==> flow/design.v <==
/*verilator lint_off MULTITOP*/
module num_rpad #(
    parameter int IN_WIDTH  = 32,
    parameter int OUT_WIDTH = 32
) (
    input  logic [ IN_WIDTH-1:0] in,
    output logic [OUT_WIDTH-1:0] out
);
  localparam int EXTEND = OUT_WIDTH - IN_WIDTH;
  assign out = {in, {EXTEND{1'b0}}};
endmodule
module num_sneg #(
    parameter int WIDTH = 32
) (
    input  logic signed [WIDTH-1:0] in,
    output logic signed [WIDTH-1:0] out
);
  assign out = -in;
endmodule
module num_sabs #(
    parameter int WIDTH = 32
) (
    input  logic signed [WIDTH-1:0] in,
    output logic signed [WIDTH-1:0] out
);
  assign out = in[WIDTH-1] ? -in : in;
endmodule
module num_min #(
    parameter int WIDTH = 32
) (
    input  logic [WIDTH-1:0] left,
    input  logic [WIDTH-1:0] right,
    output logic [WIDTH-1:0] out
);
  assign out = (left < right) ? left : right;
endmodule
module num_max #(
    parameter int WIDTH = 32
) (
    input  logic [WIDTH-1:0] left,
    input  logic [WIDTH-1:0] right,
    output logic [WIDTH-1:0] out
);
  assign out = (left > right) ? left : right;
endmodule
module num_smin #(
    parameter int WIDTH = 32
) (
    input  logic signed [WIDTH-1:0] left,
    input  logic signed [WIDTH-1:0] right,
    output logic signed [WIDTH-1:0] out
);
  assign out = (left < right) ? left : right;
endmodule
module num_smax #(
    parameter int WIDTH = 32
) (
    input  logic signed [WIDTH-1:0] left,
    input  logic signed [WIDTH-1:0] right,
    output logic signed [WIDTH-1:0] out
);
  assign out = (left > right) ? left : right;
endmodule
module num_ssignbit #(
    parameter int WIDTH = 32
) (
    input logic signed [WIDTH-1:0] in,
    output logic out
);
  assign out = in[WIDTH-1];
endmodule
module num_sadd #(
    parameter int LEFT_WIDTH = 32,
    parameter int LEFT_LSB = 0,
    parameter int RIGHT_WIDTH = 32,
    parameter int RIGHT_LSB = 0,
    parameter int OUT_WIDTH = 33
) (
    input  logic signed [ LEFT_WIDTH-1:0] left,
    input  logic signed [RIGHT_WIDTH-1:0] right,
    output logic signed [  OUT_WIDTH-1:0] out
);
  logic signed [  LEFT_LSB+LEFT_WIDTH-1:0] left_aligned;
  logic signed [RIGHT_LSB+RIGHT_WIDTH-1:0] right_aligned;
  assign left_aligned = {left, {LEFT_LSB{1'b0}}};
  assign right_aligned = {right, {RIGHT_LSB{1'b0}}};
  assign out = left_aligned + right_aligned;
endmodule
module num_smul #(
    parameter int LEFT_WIDTH = 32,
    parameter int RIGHT_WIDTH = 32,
    parameter int OUT_WIDTH = 64,
    parameter int OUT_LSB = 0
) (
    input  logic signed [ LEFT_WIDTH-1:0] left,
    input  logic signed [RIGHT_WIDTH-1:0] right,
    input  logic                          go,
    input  logic                          reset,
    input  logic                          clk,
    output logic signed [  OUT_WIDTH-1:0] out,
    output logic                          done
);
  logic [1:0] done_buffer;
  assign done = done_buffer[1];
  logic signed [       LEFT_WIDTH-1:0] left_tmp;
  logic signed [      RIGHT_WIDTH-1:0] right_tmp;
  logic signed [OUT_LSB+OUT_WIDTH-1:0] out_tmp;
  assign out = out_tmp[OUT_LSB+OUT_WIDTH-1:OUT_LSB];
  always_ff @(posedge clk) begin
    if (go) begin
      done_buffer[0] <= 1;
      done_buffer[1] <= done_buffer[0];
    end else begin
      done_buffer <= 0;
    end
  end
  always_ff @(posedge clk) begin
    if (!reset && go) begin
      left_tmp  <= left;
      right_tmp <= right;
    end else begin
      left_tmp  <= 0;
      right_tmp <= 0;
    end
  end
  always_ff @(posedge clk) begin
    if (reset) begin
      out_tmp <= 0;
    end else if (go) begin
      out_tmp <= left_tmp * right_tmp;
    end else begin
      out_tmp <= out_tmp;
    end
  end
endmodule
module smul_q31 (
    input  logic        clk,
    input  logic        reset,
    input  logic        go,
    input  logic [31:0] left,
    input  logic [31:0] right,
    output logic [31:0] out,
    output logic        done
);
  num_smul #(
      .LEFT_WIDTH (32),
      .RIGHT_WIDTH(32),
      .OUT_WIDTH  (32),
      .OUT_LSB    (31)
  ) mul (
      .left (left),
      .right(right),
      .go   (go),
      .reset(reset),
      .clk  (clk),
      .out  (out),
      .done (done)
  );
endmodule
Reports on smul_q31
The steps from the RTL of smul_q31 to its reports follow in flow order.
Line numbers count from 1 in the design file above.
Operators carry their Yosys type and port widths (W data, S select, Z words).
Cell names lack the library's common part.
A cell with n/a has no value.
- design top: smul_q31
- clock: clk
- standard-cell library: sky130hd
- library corner: tt_025C_1v80

Word level
Counts by Yosys on the flattened word-level netlist (proc, flatten, opt, wreduce; memories kept). Register bits leave out memories and registers merged into their read ports (data or address); mux counts leave out enables and synchronous resets folded into registers. Print and check cells are left out. Cells with the same type and inputs are merged into one.
- multipliers: 1
- muxes and demuxes at 1
- noted reduce/logical cells: 2
- operators by type and width (cell ; number):
    $mul A32 B32 Y63 ; 1
    $logic_and A1 B1 Y1 ; 1
    $logic_not A1 Y1 ; 1
    $mux W1 ; 1
- register bits: 129
- input bits at 67
- noted output and inout bits: 33
- word-level cells: 9

Logic depth
Longest topological path by Yosys (ltp), each cell counted once; first at word level (registers and memories cut), then after technology mapping (sequential cells cut; the memories' decode and read muxes count).
- noted depth in word-level cells: 2
- ABC_AREA: 1
- mapped depth at 35
- depth with buffers taken out: 33

After synthesis
Yosys stat after the flow's synthesis: flattened, memories mapped to cells. It holds for the ABC_AREA given above (unset counts as 0); a run with the other value may have another netlist.
- cells in the netlist: 5295
- noted mapped area: 40993.1 um2
- noted sequential area: 1961.9 um2
- noted flip-flop cells: 98
- buffers: 209
- cells by type (cell ; number ; total area (um2)):
    fa_1 ; 1072 ; 2.15E+04
    inv_1 ; 1765 ; 6.63E+03
    nand2_1 ; 1431 ; 5.37E+03
    ha_1 ; 178 ; 2.23E+03
    dfxtp_1 ; 98 ; 1.96E+03
    nor2_1 ; 253 ; 949.661
    clkbuf_1 ; 205 ; 769.488
    a21oi_1 ; 84 ; 420.403
    nand3_1 ; 71 ; 355.341
    o21ai_0 ; 41 ; 205.197
    nand4_1 ; 18 ; 112.608
    o21bai_1 ; 15 ; 112.608
    nor3_1 ; 14 ; 70.067
    xnor2_1 ; 6 ; 52.55
    or2_2 ; 8 ; 50.048
    xor2_1 ; 5 ; 43.792
    a21o_1 ; 4 ; 30.029
    nor3_2 ; 3 ; 30.029
Other cell types: 12; their cells: 24.

Timing after synthesis
Path of least setup slack by OpenSTA after synthesis, without wires, with an ideal clock, recovery checks aside; 20% of the period is set as input and as output delay. Where synthesis merged equal registers, the netlist keeps one of their names.
- path type: register -> register
- start point: register mul.left_tmp[31]
- end point: register mul.out_tmp[60]
- noted clock period: 8.0 ns
- library setup time: 0.117 ns
- noted time at the first pin: 0.000 ns
- noted arrival time: 7.193 ns
- required time: 7.883 ns
- noted slack: 0.690 ns
- delay of the path: 7.310 ns
- stages at 31
- noted buffers on the path: 2
- noted synthesis period reached: 7.31 ns
"delay of the path" is the arrival time less input delay plus setup time.
"stages" counts driving pins, that of a launching flip-flop among them; a cell with two outputs on the path counts twice.
"synthesis period reached" is the clock period less the worst setup slack; recovery checks do not enter. This is arithmetic on one report: input and output delays are still those of the set period (20% each).
The rows between start and end are the longest chain of elaborated cells between them; the timing report does not say that the signal goes this way. Where chains are equally long, one stands for them.
A line is the first line of the expression or statement that the cell stems from. Yosys adds cells for indexed reads and writes and turns some case tables into memories.
At most two assigning lines are given for a register; there are more.
- cells stage by stage: dfxtp_1 > clkbuf_1 > clkbuf_1 > nand2_1 > inv_1 > fa_1 > inv_1 > fa_1 > fa_1 > inv_1 > fa_1 > inv_1 > fa_1 > inv_1 > fa_1 > inv_1 > fa_1 > inv_1 > fa_1 > ha_1 > nand2_1 > nor2_1 > inv_1 > nor2_1 > inv_1 > nor3_1 > nand2_1 > nand3_1 > nand2_1 > nor2_1 > nor2_1
- cells in the longest elaborated chain at 1
- elaborated cells between the ends (all ways): 1
- noted RTL lines with such cells: 1
- classes of those cells: mul (1)
- RTL lines, path after synthesis (item ; RTL line ; RTL):
    start: declaration ; 105 ; logic signed [       LEFT_WIDTH-1:0] left_tmp;
    start: assignment ; 119 ; left_tmp  <= left;
    start: assignment ; 122 ; left_tmp  <= 0;
    $mul A32 B32 Y63 ; 130 ; out_tmp <= left_tmp * right_tmp;
    end: assignment ; 130 ;
    end: assignment ; 132 ; out_tmp <= out_tmp;
    end: declaration ; 107 ; logic signed [OUT_LSB+OUT_WIDTH-1:0] out_tmp;

Worst path after layout
From the final timing report of flow run 2: the path of least setup slack in the routed layout; clock arrival at registers is part of the times.
- path type: register -> register
- start point: register mul.right_tmp[19]
- end point: register mul.out_tmp[62]
- noted clock period: 9.03 ns
- library setup time: 0.12 ns
- noted time at the first pin: 0.41 ns
- noted arrival time: 8.94 ns
- required time: 9.33 ns
- noted slack: 0.39 ns
- stages at 27
- noted buffers on the path: 1
The rows between start and end are the longest chain of elaborated cells between them; the timing report does not say that the signal goes this way. Where chains are equally long, one stands for them.
At most two assigning lines are given for a register; there are more.
- cells stage by stage: dfxtp_1 > clkbuf_2 > nand2_1 > fa_1 > fa_1 > inv_1 > fa_1 > inv_1 > fa_1 > fa_1 > inv_1 > fa_1 > inv_1 > fa_1 > inv_1 > fa_1 > ha_1 > a21oi_1 > o21ai_0 > a21oi_1 > nand2_1 > a21oi_1 > nand2_1 > inv_1 > nand2_1 > nand2_1 > a21oi_1
- cells in the longest elaborated chain at 1
- elaborated cells between the ends (all ways): 1
- noted RTL lines with such cells: 1
- classes of those cells: mul (1)
- RTL lines, path post-layout (item ; RTL line ; RTL):
    start: declaration ; 106 ; logic signed [      RIGHT_WIDTH-1:0] right_tmp;
    start: assignment ; 120 ; right_tmp <= right;
    start: assignment ; 123 ; right_tmp <= 0;
    $mul A32 B32 Y63 ; 130 ; out_tmp <= left_tmp * right_tmp;
    end: assignment ; 130 ;
    end: assignment ; 132 ; out_tmp <= out_tmp;
    end: declaration ; 107 ; logic signed [OUT_LSB+OUT_WIDTH-1:0] out_tmp;

Hand-over note for smul_q31

Top module smul_q31; platform sky130hd; tools Yosys and OpenROAD; 2 stored runs in no particular order. Input and output delays are each 20% of the period that was set; the output load is 0.01 pF.
"period achieved" = clock period - worst setup slack. The figure is calculated, with input and output delays left at 20% of the set period.
"allowed time less slack (worst setup path)" = time allowed to the worst setup path (clock period - input delay - output delay, where it has them) - its slack; a late launch clock adds to it, a late capture clock takes from it.
"total power after layout": no workload was simulated; the value follows from the tool's default switching activity.

Flow run 1
Settings were ABC_AREA = 1; CELL_PAD_IN_SITES_GLOBAL_PLACEMENT = 2; CORE_UTILIZATION = 62; CTS_CLUSTER_DIAMETER = 261; GPL_ROUTABILITY_DRIVEN = 0; GPL_TIMING_DRIVEN = 1; PLACE_DENSITY_LB_ADDON = 0.23; SETUP_SLACK_MARGIN = 0.08; SLEW_MARGIN = 25; period_ns = 7.29; CAP_MARGIN = 20; CORE_MARGIN = 2
- incomplete, placement halted on FLW-0024

Flow run 2
Settings were ABC_AREA = 1; CAP_MARGIN = 10; CORE_ASPECT_RATIO = 1.02; CORE_MARGIN = 10; CORE_UTILIZATION = 56; CTS_CLUSTER_SIZE = 24; GPL_TIMING_DRIVEN = 0; HOLD_SLACK_MARGIN = 0.06; MAX_ROUTING_LAYER = met4; PLACE_DENSITY_LB_ADDON = 0.16; SLEW_MARGIN = 40; period_ns = 9.03
- cell area after synthesis at 40993.1 um2
- overall die area at 84423.7 um2
- std-cell area (final layout) at 43680.6 um2
- utilization after layout at 0.6
- worst setup slack after layout at 0.387 ns
- setup total negative slack: 0.000 ns
- smallest hold slack at 0.445 ns
- total power after layout at 3151 µW
- period achieved at 8.643 ns
- allowed time less slack (worst setup path): 8.64 ns
- worst setup path kind: register -> register

End of note.
